==> flow/design.v <==
`timescale 1ns / 1ps
module LED_flow(
  input      i_clk,                     
  input      i_rst_n,                   
  input      pause,                     
  output reg [6:0] keyboard_val,        
  output reg [7:0] keyboard             
 );
reg [1:0] cnt2;                         
reg [3:0] flag;                         
reg [23:0] flag_time;                   
reg key_clk_sec;                        
reg key_clk_sec_d;
reg [1:0] cnt;                          
reg key_clk_d;
wire key_clk  = cnt[1];                 
wire sec_tick = key_clk_sec & ~key_clk_sec_d;
wire scan_tick = key_clk & ~key_clk_d;
always @ (posedge i_clk)
   begin
     if (i_rst_n) begin
         cnt <= 2'd0;
         cnt2 <= 2'd0;
         key_clk_sec <= 1'b0;
         key_clk_sec_d <= 1'b0;
         key_clk_d <= 1'b0;
     end else begin
         cnt <= cnt + 1'b1;
         cnt2 <= (cnt2 + 1'b1) % 2'd3;
         if(cnt2 < 2'd1)
             key_clk_sec <= 1'b1;
         else
             key_clk_sec <= 1'b0;
         key_clk_sec_d <= key_clk_sec;
         key_clk_d <= key_clk;
     end
   end
always @ (posedge i_clk)
  begin
    if (i_rst_n)
        flag_time <= 24'b0;
    else if(sec_tick && !pause)
        flag_time <= (flag_time + 1'b1) % 24'd8640000;
  end
always @ (posedge i_clk)
  if (i_rst_n) begin
    flag <= 4'd0;
    keyboard <= 8'b1111_1111;
    keyboard_val <= 7'b1111111;
  end else if (scan_tick)
  begin
    flag <= (flag + 1'b1) % 4'd8;
    case(flag)
       4'h0:begin
                keyboard <= 8'b0111_1111;    
                case((flag_time / 19'd360000) / 4'd10)
                4'd0:keyboard_val <= 7'b0000001;
                4'd1:keyboard_val <= 7'b1001111;
                4'd2:keyboard_val <= 7'b0010010;
                4'd3:keyboard_val <= 7'b0000110;
                4'd4:keyboard_val <= 7'b1001100;
                4'd5:keyboard_val <= 7'b0100100;
                4'd6:keyboard_val <= 7'b0100000;
                4'd7:keyboard_val <= 7'b0001111;
                4'd8:keyboard_val <= 7'b0000000;
                4'd9:keyboard_val <= 7'b0001100;
                endcase
            end
       4'h1:begin
                keyboard <= 8'b1011_1111;    
                case((flag_time / 19'd360000) % 4'd10)
                4'd0:keyboard_val <= 7'b0000001;
                4'd1:keyboard_val <= 7'b1001111;
                4'd2:keyboard_val <= 7'b0010010;
                4'd3:keyboard_val <= 7'b0000110;
                4'd4:keyboard_val <= 7'b1001100;
                4'd5:keyboard_val <= 7'b0100100;
                4'd6:keyboard_val <= 7'b0100000;
                4'd7:keyboard_val <= 7'b0001111;
                4'd8:keyboard_val <= 7'b0000000;
                4'd9:keyboard_val <= 7'b0001100;
                endcase
            end
       4'h2:begin
                keyboard <= 8'b1101_1111;    
                case(((flag_time / 13'd6000) % 6'd60) / 4'd10)
                4'd0:keyboard_val <= 7'b0000001;
                4'd1:keyboard_val <= 7'b1001111;
                4'd2:keyboard_val <= 7'b0010010;
                4'd3:keyboard_val <= 7'b0000110;
                4'd4:keyboard_val <= 7'b1001100;
                4'd5:keyboard_val <= 7'b0100100;
                4'd6:keyboard_val <= 7'b0100000;
                4'd7:keyboard_val <= 7'b0001111;
                4'd8:keyboard_val <= 7'b0000000;
                4'd9:keyboard_val <= 7'b0001100;
                endcase
            end
       4'h3:begin
                keyboard <= 8'b1110_1111;    
                case(((flag_time / 13'd6000) % 6'd60) % 4'd10)
                4'd0:keyboard_val <= 7'b0000001;
                4'd1:keyboard_val <= 7'b1001111;
                4'd2:keyboard_val <= 7'b0010010;
                4'd3:keyboard_val <= 7'b0000110;
                4'd4:keyboard_val <= 7'b1001100;
                4'd5:keyboard_val <= 7'b0100100;
                4'd6:keyboard_val <= 7'b0100000;
                4'd7:keyboard_val <= 7'b0001111;
                4'd8:keyboard_val <= 7'b0000000;
                4'd9:keyboard_val <= 7'b0001100;
                endcase
            end
       4'h4:begin
                keyboard <= 8'b1111_0111;    
                case(((flag_time / 7'd100) % 6'd60) / 4'd10)
                4'd0:keyboard_val <= 7'b0000001;
                4'd1:keyboard_val <= 7'b1001111;
                4'd2:keyboard_val <= 7'b0010010;
                4'd3:keyboard_val <= 7'b0000110;
                4'd4:keyboard_val <= 7'b1001100;
                4'd5:keyboard_val <= 7'b0100100;
                4'd6:keyboard_val <= 7'b0100000;
                4'd7:keyboard_val <= 7'b0001111;
                4'd8:keyboard_val <= 7'b0000000;
                4'd9:keyboard_val <= 7'b0001100;
                endcase
            end
       4'h5:begin
                keyboard <= 8'b1111_1011;    
                case(((flag_time / 7'd100) % 6'd60) % 4'd10)
                4'd0:keyboard_val <= 7'b0000001;
                4'd1:keyboard_val <= 7'b1001111;
                4'd2:keyboard_val <= 7'b0010010;
                4'd3:keyboard_val <= 7'b0000110;
                4'd4:keyboard_val <= 7'b1001100;
                4'd5:keyboard_val <= 7'b0100100;
                4'd6:keyboard_val <= 7'b0100000;
                4'd7:keyboard_val <= 7'b0001111;
                4'd8:keyboard_val <= 7'b0000000;
                4'd9:keyboard_val <= 7'b0001100;
                endcase
            end
       4'h6:begin
                keyboard <= 8'b1111_1101;    
                case((flag_time % 7'd100)/4'd10)
                4'd0:keyboard_val <= 7'b0000001;
                4'd1:keyboard_val <= 7'b1001111;
                4'd2:keyboard_val <= 7'b0010010;
                4'd3:keyboard_val <= 7'b0000110;
                4'd4:keyboard_val <= 7'b1001100;
                4'd5:keyboard_val <= 7'b0100100;
                4'd6:keyboard_val <= 7'b0100000;
                4'd7:keyboard_val <= 7'b0001111;
                4'd8:keyboard_val <= 7'b0000000;
                4'd9:keyboard_val <= 7'b0001100;
                endcase
            end
       4'h7:begin
                keyboard <= 8'b1111_1110;    
                case(flag_time % 4'd10)
                4'd0:keyboard_val <= 7'b0000001;
                4'd1:keyboard_val <= 7'b1001111;
                4'd2:keyboard_val <= 7'b0010010;
                4'd3:keyboard_val <= 7'b0000110;
                4'd4:keyboard_val <= 7'b1001100;
                4'd5:keyboard_val <= 7'b0100100;
                4'd6:keyboard_val <= 7'b0100000;
                4'd7:keyboard_val <= 7'b0001111;
                4'd8:keyboard_val <= 7'b0000000;
                4'd9:keyboard_val <= 7'b0001100;
                endcase
            end
    endcase
  end
endmodule
# --- From RTL to reports: LED_flow ---
# What the tools print for LED_flow, step after step.
# Lines are those of the file above, counted from 1.
setup:
  top_module: "LED_flow"
  clock_port: "i_clk"
  cell_library: "sky130hd"
  lib_corner: "tt_025C_1v80"

# --- Word level ---
# Yosys after proc, flatten, opt, wreduce and memory -nomap, before mapping. Memory bits, and registers merged into a memory's read port (data or address), are not among the register bits. Print and check cells are not counted. Equal cells are merged and count once.
classes:
  shift: 0
  eq_ne: 87
  n_mux: 11
  n_logic: 4
  reduce_logical: 14
  div_mod_pow: 16
  cmp: 1
  n_addsub: 4
  mul: 0
op_table:
  columns: ["cell", "n"]
  rows:
  - ["24-bit by 3-bit == test with 1-bit output (second input constant)", 32]
  - ["24-bit by 24-bit modulo with 24-bit output (second input constant)", 1]
  - ["7-bit parallel mux with 10-bit select", 8]
  - ["24-bit by 19-bit divider with 24-bit output (second input constant)", 1]
  - ["24-bit by 2-bit == test with 1-bit output (second input constant)", 16]
  - ["24-bit by 4-bit divider with 24-bit output (second input constant)", 4]
  - ["24-bit by 4-bit modulo with 24-bit output (second input constant)", 4]
  - ["24-bit by 4-bit == test with 1-bit output (second input constant)", 16]
  - ["24-bit by 13-bit divider with 24-bit output (second input constant)", 1]
  - ["24-bit by 6-bit modulo with 24-bit output (second input constant)", 2]
  - ["24-bit by 1-bit == test with 1-bit output (second input constant)", 8]
  - ["24-bit logical NOT", 8]
  - ["24-bit by 7-bit divider with 24-bit output (second input constant)", 1]
  - ["24-bit by 7-bit modulo with 24-bit output (second input constant)", 1]
  - ["11-bit inequality test (second input constant)", 8]
  - ["8-bit parallel mux with 8-bit select", 1]
  - ["7-bit parallel mux with 8-bit select", 1]
  - ["24-bit by 1-bit adder with 24-bit output (second input constant)", 1]
  - ["3-bit == test (second input constant)", 4]
  - ["10-bit AND reduction", 1]
  - ["8-bit nonzero test", 1]
  - ["3-bit by 2-bit == test with 1-bit output (second input constant)", 2]
  - ["2-bit by 1-bit adder with 2-bit output (second input constant)", 2]
  - ["2-bit by 2-bit modulo with 2-bit output (second input constant)", 1]
  - ["4-bit logical NOT", 1]
  - ["3-bit by 1-bit adder with 3-bit output (second input constant)", 1]
  - ["3-bit by 1-bit == test with 1-bit output (second input constant)", 1]
  - ["1-bit bitwise AND", 2]
# Other operator kinds: 6; their cells: 7.
word_totals:
  latchBits: 0
  romBits: 0
  n_memories: 0
  out_inout_bits: 15
  clocked_rd_ports_x_width: 0
  ff_bits: 49
  mem_bits_rw: 0
  word_cells: 146

# --- Logic depth ---
# Longest topological path by Yosys (ltp), each cell counted once; first at word level (registers and memories cut), then after technology mapping (sequential cells cut; the memories' decode and read muxes count).
logic_depth:
  depth_word: 6
  abc_area: 0
  mapped_depth: 86

# --- After synthesis ---
# The flow's flattened synthesis, as Yosys stat reports it; memories are mapped. The netlist is that of the ABC_AREA named above (0 if unset); the other value can give another one.
# Totals and module areas in this step are rounded.
by_type:
  columns: ["cell", "n", "area_total_um2"]
  rows:
  - ["sky130_fd_sc_hd__xnor2_1", 225, 1970.64]
  - ["sky130_fd_sc_hd__nor2_1", 404, 1.52E+03]
  - ["sky130_fd_sc_hd__nand2_1", 389, 1460.15]
  - ["sky130_fd_sc_hd__a21oi_1", 278, 1.39E+03]
  - ["sky130_fd_sc_hd__o21ai_0", 224, 1.12E+03]
  - ["sky130_fd_sc_hd__dfxtp_1", 48, 960.922]
  - ["sky130_fd_sc_hd__nor3_1", 149, 745.715]
  - ["sky130_fd_sc_hd__nand3_1", 140, 700.672]
  - ["sky130_fd_sc_hd__mux2i_1", 65, 650.624]
  - ["sky130_fd_sc_hd__clkbuf_1", 147, 551.779]
  - ["sky130_fd_sc_hd__xor2_1", 59, 516.746]
  - ["sky130_fd_sc_hd__a31oi_1", 75, 469.2]
  - ["sky130_fd_sc_hd__a211oi_1", 62, 465.446]
  - ["sky130_fd_sc_hd__o211ai_1", 62, 465.446]
  - ["sky130_fd_sc_hd__inv_1", 106, 397.882]
  - ["sky130_fd_sc_hd__and2_1", 58, 362.848]
  - ["sky130_fd_sc_hd__nand4_1", 58, 362.848]
  - ["sky130_fd_sc_hd__or3_1", 58, 362.848]
# Not listed: further types 134, cells in them 1233.
mapped:
  mapped_area_um2: 25000
  ff_cells: 48
  seq_area_um2: 960
  stdcells: 3840
  n_buf: 230

# --- Timing after synthesis ---
# OpenSTA on the mapped netlist: ideal clock, no wires. The path of least setup slack (recovery checks aside). Input and output delay are each 20% of the period. Register names are those of the netlist, which keeps one name where synthesis merged equal registers.
synth_path:
  kind: "register -> register"
  startpoint: "reg flag_time[20]"
  endpoint: "reg keyboard_val[6]"
  slack_ns: 5.115
  path_buffers: 9
  tclk_ns: 25.0
  path_delay_ns: 19.885
  required_time_ns: 24.921
  path_stages: 77
  arrival_ns: 19.806
  synth_period_reached_ns: 19.885
# "path_delay_ns" = arrival - input delay + setup time.
# "path_stages" counts driving pins, that of a launching flip-flop among them; a cell with two outputs on the path counts twice.
# "synth_period_reached_ns" is the clock period less the worst setup slack; recovery checks do not enter. This is arithmetic on one report: input and output delays are still those of the set period (20% each).
# The rows between start and end are the longest chain of elaborated cells between them; the timing report does not say that the signal goes this way. Where chains are equally long, one stands for them.
# Each line given opens the expression or statement behind the cell; cells for indexed reads and writes are added by Yosys, which also makes memories of some case tables.
# At most two assigning lines are given for a register; there are more.
synth_via:
  path_cell_list: "sky130_fd_sc_hd__dfxtp_1 sky130_fd_sc_hd__buf_2 sky130_fd_sc_hd__or2_1 sky130_fd_sc_hd__buf_2 sky130_fd_sc_hd__a211oi_1 sky130_fd_sc_hd__or3_1 sky130_fd_sc_hd__buf_2 sky130_fd_sc_hd__mux2_1 sky130_fd_sc_hd__a211o_1 sky130_fd_sc_hd__o21ai_1 sky130_fd_sc_hd__a21oi_1 sky130_fd_sc_hd__or3b_1 sky130_fd_sc_hd__o221a_1 sky130_fd_sc_hd__a211o_1 sky130_fd_sc_hd__a32o_1 sky130_fd_sc_hd__nor2b_2 sky130_fd_sc_hd__nand3_2 sky130_fd_sc_hd__a311oi_2 [... 41 more ...] sky130_fd_sc_hd__a311oi_1 sky130_fd_sc_hd__xor2_1 sky130_fd_sc_hd__a2111oi_2 sky130_fd_sc_hd__nand4bb_2 sky130_fd_sc_hd__or4_4 sky130_fd_sc_hd__a21o_1 sky130_fd_sc_hd__o2111a_1 sky130_fd_sc_hd__a32oi_1 sky130_fd_sc_hd__xor2_1 sky130_fd_sc_hd__or2_2 sky130_fd_sc_hd__or4_4 sky130_fd_sc_hd__nor2_2 sky130_fd_sc_hd__nor3_1 sky130_fd_sc_hd__or4_1 sky130_fd_sc_hd__a32o_1 sky130_fd_sc_hd__o41a_1 sky130_fd_sc_hd__or3_1 sky130_fd_sc_hd__o211ai_1"
  elab_chain_cells: 6
synth_lines:
  columns: ["item", "line", "source"]
  rows:
  - ["start, declared", 11, "reg [23:0] flag_time;"]
  - ["start, assigned", 41, "flag_time <= 24'b0;"]
  - ["start, assigned", 43, "flag_time <= (flag_time + 1'b1) % 24'd8640000;"]
  - ["24-bit by 7-bit divider with 24-bit output", 131, "case(((flag_time / 7'd100) % 6'd60) % 4'd10)"]
  - ["24-bit by 6-bit modulo with 24-bit output", 131, null]
  - ["24-bit by 4-bit modulo with 24-bit output", 131, null]
  - ["24-bit by 4-bit == test with 1-bit output", 131, null]
  - ["7-bit parallel mux with 10-bit select", 131, null]
  - ["7-bit parallel mux with 8-bit select", 53, "case(flag)"]
  - ["end, assigned", 49, "keyboard_val <= 7'b1111111;"]
  - ["end, assigned", 57, "4'd0:keyboard_val <= 7'b0000001;"]
  - ["end, declared", 6, "output reg [6:0] keyboard_val,"]

# --- Timing after layout ---
# From the final timing report of run 1: the path of least setup slack in the routed layout; clock arrival at registers is part of the times.
layout_path:
  kind: "register -> register"
  startpoint: "reg flag_time[21]"
  endpoint: "reg keyboard_val[4]"
  tclk_ns: 24.3
  required_time_ns: 24.53
  slack_ns: 1.43
  arrival_ns: 23.10
  path_buffers: 9
  path_stages: 74
# The rows between start and end are the longest chain of elaborated cells between them; the timing report does not say that the signal goes this way. Where chains are equally long, one stands for them.
# At most two assigning lines are given for a register; there are more.
layout_via:
  path_cell_list: "sky130_fd_sc_hd__dfxtp_4 sky130_fd_sc_hd__buf_4 sky130_fd_sc_hd__and3b_1 sky130_fd_sc_hd__a32oi_1 sky130_fd_sc_hd__o21a_1 sky130_fd_sc_hd__o211ai_1 sky130_fd_sc_hd__a211oi_1 sky130_fd_sc_hd__or3_1 sky130_fd_sc_hd__a211oi_1 sky130_fd_sc_hd__a2bb2oi_1 sky130_fd_sc_hd__or2_1 sky130_fd_sc_hd__o31ai_1 sky130_fd_sc_hd__mux2_2 sky130_fd_sc_hd__o32ai_1 sky130_fd_sc_hd__mux2i_1 sky130_fd_sc_hd__or2_1 sky130_fd_sc_hd__nand3_2 sky130_fd_sc_hd__mux2_2 [... 38 more ...] sky130_fd_sc_hd__a2111oi_2 sky130_fd_sc_hd__xor2_1 sky130_fd_sc_hd__nand3_2 sky130_fd_sc_hd__or4_4 sky130_fd_sc_hd__a2111oi_2 sky130_fd_sc_hd__nand4_1 sky130_fd_sc_hd__and4_1 sky130_fd_sc_hd__or3_1 sky130_fd_sc_hd__a211oi_2 sky130_fd_sc_hd__nand4_1 sky130_fd_sc_hd__nor2_2 sky130_fd_sc_hd__buf_4 sky130_fd_sc_hd__nor3_1 sky130_fd_sc_hd__or4_1 sky130_fd_sc_hd__a32o_1 sky130_fd_sc_hd__o41a_1 sky130_fd_sc_hd__or3_1 sky130_fd_sc_hd__o211ai_1"
  elab_chain_cells: 6
layout_lines:
  columns: ["item", "line", "source"]
  rows:
  - ["start, declared", 11, "reg [23:0] flag_time;"]
  - ["start, assigned", 41, "flag_time <= 24'b0;"]
  - ["start, assigned", 43, "flag_time <= (flag_time + 1'b1) % 24'd8640000;"]
  - ["24-bit by 7-bit divider with 24-bit output", 131, "case(((flag_time / 7'd100) % 6'd60) % 4'd10)"]
  - ["24-bit by 6-bit modulo with 24-bit output", 131, null]
  - ["24-bit by 4-bit modulo with 24-bit output", 131, null]
  - ["24-bit by 4-bit == test with 1-bit output", 131, null]
  - ["7-bit parallel mux with 10-bit select", 131, null]
  - ["7-bit parallel mux with 8-bit select", 53, "case(flag)"]
  - ["end, assigned", 49, "keyboard_val <= 7'b1111111;"]
  - ["end, assigned", 57, "4'd0:keyboard_val <= 7'b0000001;"]
  - ["end, declared", 6, "output reg [6:0] keyboard_val,"]

==> runs of LED_flow <==
Record of 2 stored runs of the RTL-to-layout flow on LED_flow, platform sky130hd. The runs are unordered. Constraints: input delay and output delay 20% of the set period each, output load 0.01 pF.
"achieved_clock_period_ns" is the run's clock period less its worst setup slack. It is reckoned from that one timing run; input and output delays stay at 20% of the period that was set.
By "worst_path_ns" is meant the share of the clock period that the worst setup path is allowed (20% is reserved at inputs, 20% at outputs), minus its slack. Clock arrival times at its registers enter into it.
"power.total_uw": no workload was simulated; the value follows from the tool's default switching activity.
Results are given in rounded form.

--- run 1 ---
==> flow/run.sh <==
#!/bin/bash
# the make line also repeats the synthesis and layout settings of config.mk as NAME=value (left out here)
make -C /OpenROAD-flow-scripts/flow DESIGN_CONFIG=/design/flow/config.mk WORK_HOME=/design/flow/orfs CLKGATE_MAP_FILE= finish
==> flow/config.mk <==
export PLATFORM = sky130hd
export DESIGN_NAME = LED_flow
export DESIGN_NICKNAME = LED_flow
export VERILOG_FILES = /design/flow/design.v
export SDC_FILE = /design/flow/constraint.sdc
export NUM_CORES = 4
export LEC_CHECK = 0
export CAP_MARGIN = 20
export CORE_MARGIN = 2
export CORE_UTILIZATION = 40
export PLACE_DENSITY = 0.6
export SLEW_MARGIN = 20
==> flow/constraint.sdc <==
create_clock -name core_clock -period 24.3 [get_ports {i_clk}]
set_input_delay 4.8600 -clock core_clock [delete_from_list [all_inputs] [get_ports {i_clk}]]
set_output_delay 4.8600 -clock core_clock [all_outputs]
set_load 0.01 [all_outputs]

==> results, as YAML <==
results:
  yosys_chip_area_um2: 25000
  final_die_area_um2: 65000
  finalCellArea_um2: 27000
  layout_utilization_pct: 43
  worstSetupSlack_ns: 1.4
  tns_setup_ns: 0.000
  worst_hold_slack_ns: 0.42
  power.total_uw: 3400
  achieved_clock_period_ns: 22.871
  worst_path_ns: 22.87
  worstPathKind: "register -> register"

--- run 2 ---
==> flow/run.sh <==
#!/bin/bash
# the make line also repeats the synthesis and layout settings of config.mk as NAME=value (left out here)
make -C /OpenROAD-flow-scripts/flow DESIGN_CONFIG=/design/flow/config.mk WORK_HOME=/design/flow/orfs CLKGATE_MAP_FILE= finish
==> flow/config.mk <==
export PLATFORM = sky130hd
export DESIGN_NAME = LED_flow
export DESIGN_NICKNAME = LED_flow
export VERILOG_FILES = /design/flow/design.v
export SDC_FILE = /design/flow/constraint.sdc
export NUM_CORES = 4
export LEC_CHECK = 0
export CAP_MARGIN = 20
export CELL_PAD_IN_SITES_DETAIL_PLACEMENT = 0
export CORE_ASPECT_RATIO = 0.92
export CORE_MARGIN = 10
export CORE_UTILIZATION = 63
export CTS_CLUSTER_SIZE = 84
export GPL_ROUTABILITY_DRIVEN = 0
export GPL_TIMING_DRIVEN = 0
export HOLD_SLACK_MARGIN = 0.06
export MAX_ROUTING_LAYER = met5
export SETUP_SLACK_MARGIN = -2.0
export SLEW_MARGIN = 20
export TNS_END_PERCENT = 45
==> flow/constraint.sdc <==
create_clock -name core_clock -period 32.8 [get_ports {i_clk}]
set_input_delay 6.5600 -clock core_clock [delete_from_list [all_inputs] [get_ports {i_clk}]]
set_output_delay 6.5600 -clock core_clock [all_outputs]
set_load 0.01 [all_outputs]

==> results, as YAML <==
results:
  yosys_chip_area_um2: 25000
  final_die_area_um2: 48000
  finalCellArea_um2: 26000
  layout_utilization_pct: 67
  worstSetupSlack_ns: 7.4
  tns_setup_ns: 0.000
  worst_hold_slack_ns: 0.42
  power.total_uw: 2500
  achieved_clock_period_ns: 25.372
  worst_path_ns: 25.37
  worstPathKind: "register -> register"
